==> flow/design.v <==
module AudDSP (
    input i_rst_n,
    input i_clk,
    input i_start,  
    input i_pause,  
    input [2:0] i_speed,
    input i_is_slow,
    input i_slow_mode,
    input i_daclrck,                
    input signed [15:0] i_sram_data,
    input [19:0] i_sram_stop_addr,  
    output signed [15:0] o_dac_data,
    output o_en,                    
    output o_is_pause,
    output [19:0] o_sram_addr
);
    localparam S_IDLE = 0;
    localparam S_PAUSE = 1;
    localparam S_PLAY = 2;
    localparam S_EMPTY = 3;
    reg [2:0] state_r, state_w;
    reg is_pause_r, is_pause_w;
    reg is_slow_r, is_slow_w;
    reg slow_mode_r, slow_mode_w;
    reg [2:0] speed_r, speed_w;
    reg [3:0] slow_counter_r, slow_counter_w;
    reg [1:0] get_data_counter_r, get_data_counter_w;
    reg [19:0] addr_r, addr_w;
    reg signed [15:0] sram_data_r, sram_data_w, sram_data_next_r, sram_data_next_w;
    reg [15:0] o_data_r, o_data_w;
    assign o_en = !i_daclrck;
    assign o_dac_data = o_data_r;
    assign o_sram_addr = addr_r;
    assign o_is_pause = is_pause_r;
    always @(*) begin
        state_w = state_r;
        case(state_r)
            S_IDLE: begin
                if(i_start)         state_w = S_PAUSE;
                else                state_w = S_IDLE;
            end
            S_PAUSE: begin
                if(!is_pause_r)     state_w = S_PLAY;
                else                state_w = S_PAUSE;
            end
            S_PLAY: begin
                if(is_pause_r)      state_w = S_PAUSE;
                else begin
                    if(!i_daclrck)  state_w = S_EMPTY;
                    else            state_w = S_PLAY;
                end
            end
            S_EMPTY: begin
                if(is_pause_r)      state_w = S_PAUSE;
                else begin
                    if(!i_daclrck)  state_w = S_EMPTY;
                    else            state_w = S_PLAY;
                end
            end
        endcase
    end
    always @(*) begin
        slow_counter_w = slow_counter_r;
        case(state_r)
            S_IDLE:     slow_counter_w = 0;
            S_PAUSE:    slow_counter_w = 0;
            S_PLAY: begin
                if(is_slow_r && !is_pause_r && i_daclrck) begin
                    if(slow_counter_r == speed_r)   slow_counter_w = 0;
                    else                            slow_counter_w = slow_counter_r + 1;
                end
            end
        endcase
    end
    always @(*) begin
        get_data_counter_w = get_data_counter_r;
        case(state_r)
            S_IDLE:     get_data_counter_w = 0;
            S_PAUSE:    get_data_counter_w = 0;
            S_PLAY: begin
                if(get_data_counter_r < 3)  get_data_counter_w = get_data_counter_r + 1;
            end
            S_EMPTY:    get_data_counter_w = 0;
        endcase
    end
    always @(*) begin
        is_pause_w = is_pause_r;
        case(state_r)
            S_IDLE:                 is_pause_w = 1;
            S_PAUSE: if(i_pause)    is_pause_w = 0;
            S_PLAY:  if(i_pause)    is_pause_w = 1;
            S_EMPTY: if(i_pause)    is_pause_w = 1;
        endcase
    end
    always @(*) begin
        is_slow_w = is_slow_r;
        slow_mode_w = slow_mode_r;
        speed_w = speed_r;
        case(state_r)
            S_IDLE: begin
                is_slow_w = 0;
                slow_mode_w = 0;
                speed_w = 0;
            end
            S_PAUSE: begin
                is_slow_w = i_is_slow;
                slow_mode_w = i_slow_mode;
                speed_w = i_speed;
            end
            S_PLAY: begin
                is_slow_w = is_slow_r;
                slow_mode_w = slow_mode_r;
                speed_w = speed_r;
            end
            S_EMPTY: begin
                is_slow_w = i_is_slow;
                slow_mode_w = i_slow_mode;
                speed_w = i_speed;
            end
        endcase
    end
    reg [20:0] temp_addr;      
    always @(*) begin
        addr_w = addr_r;
        temp_addr = addr_r;
        case(state_r)
            S_IDLE:     temp_addr = 0;
            S_PLAY: begin
                if(get_data_counter_r == 0) begin
                    if(is_slow_r) begin
                        if(slow_counter_r == 0)     temp_addr = addr_r + 1;
                    end
                    else                            temp_addr = addr_r + speed_r + 1;
                end
            end
        endcase
        if(temp_addr > i_sram_stop_addr)    addr_w = 0;
        else                                addr_w = temp_addr;
    end
    always @(*) begin
        sram_data_w = sram_data_r;
        sram_data_next_w = sram_data_next_r;
        case(state_r)
            S_IDLE: begin
                sram_data_w = 0;
                sram_data_next_w = 0;
            end
            S_PAUSE: begin
                sram_data_next_w = i_sram_data;
            end
            S_PLAY: begin
                if(get_data_counter_r == 2) begin
                    if(is_slow_r)begin           
                        if(slow_counter_r == 0) begin
                            sram_data_w = sram_data_next_r;
                            sram_data_next_w = i_sram_data;
                        end
                    end
                    else begin                   
                        sram_data_w = sram_data_next_r;
                        sram_data_next_w = i_sram_data;
                    end
                end
            end
        endcase
    end
    reg signed [16:0] diff;
    reg signed [20:0] diff_counter_prod;
    reg signed [20:0] diff_counter_prod_div_speed;
    always @(*) begin
        o_data_w = o_data_r;
        diff = 0;
        diff_counter_prod = 0;
        diff_counter_prod_div_speed = 0;
        case(state_r)
            S_IDLE: o_data_w = 0;
            S_PLAY: begin
                if(get_data_counter_r == 3) begin
                    if(is_slow_r) begin
                        if(slow_mode_r) begin
                            diff = $signed(sram_data_next_r) - $signed(sram_data_r);
                            diff_counter_prod = $signed(diff) * $signed({1'b0, slow_counter_r});
                            diff_counter_prod_div_speed = $signed($signed(diff_counter_prod) / $signed({1'b0, speed_r + 1}));
                            o_data_w = $signed($signed(sram_data_r) + $signed(diff_counter_prod_div_speed));
                        end
                        else o_data_w = sram_data_r;
                    end
                    else o_data_w = sram_data_r;
                end
            end
        endcase
    end
    always_ff @(posedge i_clk or negedge i_rst_n) begin
        if(!i_rst_n) begin
            state_r <= S_IDLE;
            is_pause_r <= 1;
            addr_r <= 0;
            speed_r <= 0;
            o_data_r <= 0;
            is_slow_r <= 0;
            slow_mode_r <= 0;
            sram_data_r <= 0;
            slow_counter_r <= 0;
            sram_data_next_r <= 0;
            get_data_counter_r <= 0;
        end
        else begin
            state_r <= state_w;
            is_pause_r <= is_pause_w;
            addr_r <= addr_w;
            speed_r <= i_speed;
            o_data_r <= o_data_w;
            is_slow_r <= i_is_slow;
            slow_mode_r <= i_slow_mode;
            sram_data_r <= sram_data_w;
            slow_counter_r <= slow_counter_w;
            sram_data_next_r <= sram_data_next_w;
            get_data_counter_r <= get_data_counter_w;
        end
    end
endmodule
Tool chain data of AudDSP. The steps from the RTL of AudDSP to its reports follow in flow order. Lines are those of the file above, counted from 1. A cell with -- has no value.

Design top: AudDSP. Clock port: i_clk. Standard-cell library: sky130hd. Library corner: tt_025C_1v80.

Word-level counts. Source: Yosys, flattened and elaborated, memories not mapped. Widths are those after wreduce. Registers that Yosys merges into a memory's read port (data or address) are not register bits. Print and check cells do not count. Equal cells are merged and count once.

For flip-flop bits (word level) the number is 83. The entry for bits in latches reads 0. For bits in writable memories the number is 0. Memory bits (read-only): 0. The figure for clocked read ports x word width is 0. The entry for memories reads 0. Under input port bits stands 46.

For add/subtract/negate cells the number is 8. The figure for multipliers is 1. For divide/modulo/power cells the number is 1. The figure for order comparisons is 2. The entry for equal/unequal tests reads 13. The entry for shift operators reads 0. The entry for mux-type cells reads 30. Under bitwise gates (word level) stands 0. The entry for reductions and logical operators reads 21.

Operator list (count): divider 33 x 33 -> 33 bit (1); 2-to-1 mux 16 bit (9); multiplier 17 x 5 -> 21 bit (1); case mux 16 bit (select 2 bit) (2); 2-to-1 mux 21 bit (3); case mux 16 bit (select 3 bit) (1); case mux 21 bit (select 2 bit) (1); adder 20 x 1 -> 21 bit (second input constant) (1); adder 20 x 3 -> 21 bit (1); adder 21 x 1 -> 21 bit (second input constant) (1); greater-than comparator 21 x 20 -> 1 bit (1); 2-to-1 mux 20 bit (1); subtractor 16 x 16 -> 17 bit (1); adder 16 bit (1); != test 2 bit (second input constant) (5); AND reduction 3 bit (3); case mux 3 bit (select 3 bit) (1); case mux 4 bit (select 2 bit) (1); 2-to-1 mux 4 bit (2); AND reduction 2 bit (3); nonzero test 2 bit (3); equality test 3 x 2 -> 1 bit (second input constant) (2); 2-to-1 mux 2 bit (3); equality test 2 bit (second input constant) (2); OR reduction 2 bit (2); adder 3 x 1 -> 4 bit (second input constant) (1); adder 4 x 1 -> 4 bit (second input constant) (1); equality test 4 x 3 -> 1 bit (1).

Not listed: further kinds 16, cells in them 21.

Logic depth. Depth = most cells in a row (Yosys ltp): at word level without a register or memory, in the mapped netlist without a sequential cell, where the memories' decode and read muxes count.

Under depth in word-level cells stands 8. Under ABC_AREA stands 0. The figure for mapped depth is 378. For mapped depth without buffers the number is 354.

Netlist. Yosys stat after the flow's synthesis: flattened, memories mapped to cells. It holds for the ABC_AREA given above (unset counts as 0); a run with the other value may have another netlist.

For mapped cells the number is 3922. Under mapped area stands 27923.0 sq um. Under sequential area stands 2104.5 sq um. For flip-flops the number is 84. The entry for buffer cells reads 111.

Cells by type: sky130_fd_sc_hd__ha_1 (count 230, total area 2877.76 sq um); sky130_fd_sc_hd__dfrtp_1 (count 82, total area 2.05E+03 sq um); sky130_fd_sc_hd__xnor2_1 (count 168, total area 1.47E+03 sq um); sky130_fd_sc_hd__nand2_1 (count 373, total area 1.4E+03 sq um); sky130_fd_sc_hd__nor2_1 (count 356, total area 1.34E+03 sq um); sky130_fd_sc_hd__a21oi_1 (count 237, total area 1.19E+03 sq um); sky130_fd_sc_hd__o21ai_0 (count 172, total area 860.826 sq um); sky130_fd_sc_hd__nand3_1 (count 160, total area 800.768 sq um); sky130_fd_sc_hd__and2_1 (count 126, total area 788.256 sq um); sky130_fd_sc_hd__nor3_1 (count 156, total area 780.749 sq um); sky130_fd_sc_hd__xor2_1 (count 85, total area 744.464 sq um); sky130_fd_sc_hd__fa_1 (count 37, total area 740.71 sq um); sky130_fd_sc_hd__inv_1 (count 192, total area 720.691 sq um); sky130_fd_sc_hd__o21a_1 (count 87, total area 653.126 sq um); sky130_fd_sc_hd__a21o_1 (count 75, total area 563.04 sq um); sky130_fd_sc_hd__mux2i_1 (count 47, total area 470.451 sq um); sky130_fd_sc_hd__nand4_1 (count 70, total area 437.92 sq um); sky130_fd_sc_hd__nand2b_1 (count 68, total area 425.408 sq um).

Not listed: further types 133, cells in them 1201.

Path before layout. Source: OpenSTA report_checks on the synthesized netlist (no wires, ideal clock, input and output delay 20% of the period each), path of least setup slack; recovery checks are left aside. Register names are those of the netlist, which keeps one name where synthesis merged equal registers.

Kind: flip-flop to flip-flop. Start: register speed_r[0]. End: register o_data_r[15]. The entry for clock period reads 100.0 ns. The figure for library setup time is 0.129 ns. The entry for time at the first pin reads 0.000 ns. Arrival: 75.210 ns. The figure for path slack is 24.661 ns. The entry for delay of the path reads 75.339 ns. The entry for stages on the path reads 354. The figure for path buffers is 24. Period reached after synthesis: 75.339 ns.

"delay of the path" is the arrival time less input delay plus setup time. "stages on the path" counts driving pins, that of a launching flip-flop among them; a cell with two outputs on the path counts twice. "period reached after synthesis" = period - worst setup slack (recovery checks aside). The figure is calculated, with input and output delays left at 20% of the set period. Between the ends stands the longest chain of elaborated cells between them, by number of cells; it is not shown to be the way that was timed. Of several equally long chains one is given. A line is the first line of the expression or statement that the cell stems from. Yosys adds cells for indexed reads and writes and turns some case tables into memories.

Path through: sky130_fd_sc_hd__dfrtp_1 > sky130_fd_sc_hd__ha_1 > sky130_fd_sc_hd__xnor2_1 > sky130_fd_sc_hd__ha_1 > sky130_fd_sc_hd__o221ai_1 > sky130_fd_sc_hd__nor3_1 > sky130_fd_sc_hd__or2_2 > sky130_fd_sc_hd__ha_1 > sky130_fd_sc_hd__a21oi_1 > sky130_fd_sc_hd__a21boi_1 > sky130_fd_sc_hd__or2_2 > sky130_fd_sc_hd__o31ai_1 > sky130_fd_sc_hd__inv_1 > sky130_fd_sc_hd__ha_1 > sky130_fd_sc_hd__a21boi_0 > sky130_fd_sc_hd__or2_2 > sky130_fd_sc_hd__o32ai_4 > sky130_fd_sc_hd__o31ai_1 > [... 318 more ...] > sky130_fd_sc_hd__a21o_1 > sky130_fd_sc_hd__a21o_1 > sky130_fd_sc_hd__a21oi_1 > sky130_fd_sc_hd__o21bai_1 > sky130_fd_sc_hd__a21oi_1 > sky130_fd_sc_hd__o21bai_1 > sky130_fd_sc_hd__a21oi_1 > sky130_fd_sc_hd__o21bai_1 > sky130_fd_sc_hd__a21oi_1 > sky130_fd_sc_hd__o21bai_1 > sky130_fd_sc_hd__a21oi_1 > sky130_fd_sc_hd__o21bai_1 > sky130_fd_sc_hd__a21oi_1 > sky130_fd_sc_hd__xor2_1 > sky130_fd_sc_hd__xnor2_1 > sky130_fd_sc_hd__nor2_1 > sky130_fd_sc_hd__xnor2_1 > sky130_fd_sc_hd__o21ai_1. Length of the longest elaborated chain: 7.

RTL lines, path after synthesis: start: declaration (RTL line 25) `reg [2:0] speed_r, speed_w;`; start: assignment (RTL line 198) `speed_r <= 0;`; start: assignment (RTL line 211) `speed_r <= i_speed;`; adder 3 x 1 -> 4 bit (RTL line 183) `diff_counter_prod_div_speed = $signed($signed(diff_counter_prod) / $signed({1'b0, speed_r + 1}));`; divider 33 x 33 -> 33 bit (RTL line 183); adder 16 bit (RTL line 184) `o_data_w = $signed($signed(sram_data_r) + $signed(diff_counter_prod_div_speed));`; 2-to-1 mux 16 bit (RTL line 180) `if(slow_mode_r) begin`; 2-to-1 mux 16 bit (RTL line 179) `if(is_slow_r) begin`; 2-to-1 mux 16 bit (RTL line 178) `if(get_data_counter_r == 3) begin`; case mux 16 bit (select 2 bit) (RTL line 175) `case(state_r)`; end: assignment (RTL line 199) `o_data_r <= 0;`; end: assignment (RTL line 212) `o_data_r <= o_data_w;`; end: declaration (RTL line 30) `reg [15:0] o_data_r, o_data_w;`.

Timing after layout. Path of least setup slack in the final report of run 1 (OpenROAD, finished layout, wires in). Where an end is a register, its clock arrival counts in the times.

Kind: flip-flop to flip-flop. Start: register speed_r[0]. End: register o_data_r[15]. The entry for clock period reads 129.0 ns. The figure for library setup time is 0.12 ns. The entry for time at the first pin reads 0.34 ns. Arrival: 93.70 ns. The figure for path slack is 35.52 ns. The entry for stages on the path reads 351. The figure for path buffers is 22.

Between the ends stands the longest chain of elaborated cells between them, by number of cells; it is not shown to be the way that was timed. Of several equally long chains one is given.

Path through: sky130_fd_sc_hd__dfrtp_2 > sky130_fd_sc_hd__ha_1 > sky130_fd_sc_hd__xnor2_2 > sky130_fd_sc_hd__buf_8 > sky130_fd_sc_hd__buf_6 > sky130_fd_sc_hd__ha_1 > sky130_fd_sc_hd__o221ai_1 > sky130_fd_sc_hd__nor3_1 > sky130_fd_sc_hd__or2_2 > sky130_fd_sc_hd__ha_1 > sky130_fd_sc_hd__a21oi_1 > sky130_fd_sc_hd__a21boi_1 > sky130_fd_sc_hd__or2_2 > sky130_fd_sc_hd__o31ai_1 > sky130_fd_sc_hd__inv_1 > sky130_fd_sc_hd__ha_1 > sky130_fd_sc_hd__a21boi_0 > sky130_fd_sc_hd__or2_2 > [... 315 more ...] > sky130_fd_sc_hd__a21o_1 > sky130_fd_sc_hd__a21o_1 > sky130_fd_sc_hd__a21oi_1 > sky130_fd_sc_hd__o21bai_1 > sky130_fd_sc_hd__a21oi_1 > sky130_fd_sc_hd__o21bai_1 > sky130_fd_sc_hd__a21oi_1 > sky130_fd_sc_hd__o21bai_1 > sky130_fd_sc_hd__a21oi_1 > sky130_fd_sc_hd__o21bai_1 > sky130_fd_sc_hd__a21oi_1 > sky130_fd_sc_hd__o21bai_1 > sky130_fd_sc_hd__a21oi_1 > sky130_fd_sc_hd__xor2_1 > sky130_fd_sc_hd__xnor2_1 > sky130_fd_sc_hd__nor2_1 > sky130_fd_sc_hd__xnor2_1 > sky130_fd_sc_hd__o21ai_1. Length of the longest elaborated chain: 7.

RTL lines, path post-layout: start: declaration (RTL line 25) `reg [2:0] speed_r, speed_w;`; start: assignment (RTL line 198) `speed_r <= 0;`; start: assignment (RTL line 211) `speed_r <= i_speed;`; adder 3 x 1 -> 4 bit (RTL line 183) `diff_counter_prod_div_speed = $signed($signed(diff_counter_prod) / $signed({1'b0, speed_r + 1}));`; divider 33 x 33 -> 33 bit (RTL line 183); adder 16 bit (RTL line 184) `o_data_w = $signed($signed(sram_data_r) + $signed(diff_counter_prod_div_speed));`; 2-to-1 mux 16 bit (RTL line 180) `if(slow_mode_r) begin`; 2-to-1 mux 16 bit (RTL line 179) `if(is_slow_r) begin`; 2-to-1 mux 16 bit (RTL line 178) `if(get_data_counter_r == 3) begin`; case mux 16 bit (select 2 bit) (RTL line 175) `case(state_r)`; end: assignment (RTL line 199) `o_data_r <= 0;`; end: assignment (RTL line 212) `o_data_r <= o_data_w;`; end: declaration (RTL line 30) `reg [15:0] o_data_r, o_data_w;`.

Subject: flow runs of AudDSP

Hi,

Design AudDSP on sky130hd. What follows are 4 stored runs of the flow, each under its own settings; their order means nothing. The constraints put input and output delay at 20% of the set period each and load the outputs with 0.01 pF. By "achieved period" is meant the clock period of the run minus its worst setup slack. This is arithmetic on one report: input and output delays are still those of the set period (20% each). "allowed time less slack (worst setup path)" = time allowed to the worst setup path (clock period - input delay - output delay, where it has them) - its slack; a late launch clock adds to it, a late capture clock takes from it.

Run 1 has these settings: CAP_MARGIN 0; CORE_UTILIZATION 69; CTS_CLUSTER_DIAMETER 351; CTS_CLUSTER_SIZE 31; GPL_TIMING_DRIVEN 0; PLACE_DENSITY 0.45; SETUP_SLACK_MARGIN -0.16; period_ns 129.0; CORE_MARGIN 2; SLEW_MARGIN 20. The area of the synthesized netlist is 27,923.0 sq um. For the area of the die the run shows 42,092.7 sq um. For the std-cell area (final layout) the run shows 29,925.0 sq um. The utilization after routing reads 0.751. The worst setup slack after layout reads 35.521 ns. For the total negative slack on setup checks the run shows 0.000 ns. For the lowest hold slack the run shows 0.488 ns. The achieved period comes to 93.479 ns. The allowed time less slack (worst setup path) stands at 93.48 ns. Worst path kind: flip-flop to flip-flop.

Run 2 has these settings: CAP_MARGIN 0; CELL_PAD_IN_SITES_GLOBAL_PLACEMENT 1; CORE_UTILIZATION 38; CTS_CLUSTER_DIAMETER 351; CTS_CLUSTER_SIZE 18; GPL_ROUTABILITY_DRIVEN 0; GPL_TIMING_DRIVEN 0; SETUP_SLACK_MARGIN 0.15; period_ns 129.0; CORE_MARGIN 2; SLEW_MARGIN 20. The area of the synthesized netlist is 27,923.0 sq um. For the area of the die the run shows 75,666.3 sq um. For the std-cell area (final layout) the run shows 30,444.2 sq um. The utilization after routing reads 0.418. The worst setup slack after layout reads 34.574 ns. For the total negative slack on setup checks the run shows 0.000 ns. For the lowest hold slack the run shows 0.482 ns. The achieved period comes to 94.426 ns. The allowed time less slack (worst setup path) stands at 94.43 ns. Worst path kind: flip-flop to flip-flop.

Run 3 has these settings: ABC_AREA 1; CAP_MARGIN 30; CELL_PAD_IN_SITES_GLOBAL_PLACEMENT 3; CORE_UTILIZATION 68; CTS_CLUSTER_DIAMETER 43; GPL_ROUTABILITY_DRIVEN 0; MAX_ROUTING_LAYER met5; PLACE_DENSITY 0.54; SLEW_MARGIN 0; period_ns 100.0; CORE_MARGIN 2. Outcome: no final report: placement broke off with GPL-0301.

Run 4 has these settings: ABC_AREA 1; CAP_MARGIN 30; CELL_PAD_IN_SITES_GLOBAL_PLACEMENT 1; CORE_ASPECT_RATIO 1.27; CORE_UTILIZATION 68; CTS_CLUSTER_DIAMETER 43; GPL_ROUTABILITY_DRIVEN 0; GPL_TIMING_DRIVEN 1; MAX_ROUTING_LAYER met5; PLACE_DENSITY 0.54; SLEW_MARGIN 0; period_ns 65.6; CORE_MARGIN 2. Outcome: no final report: placement broke off with GPL-0301.

Regards
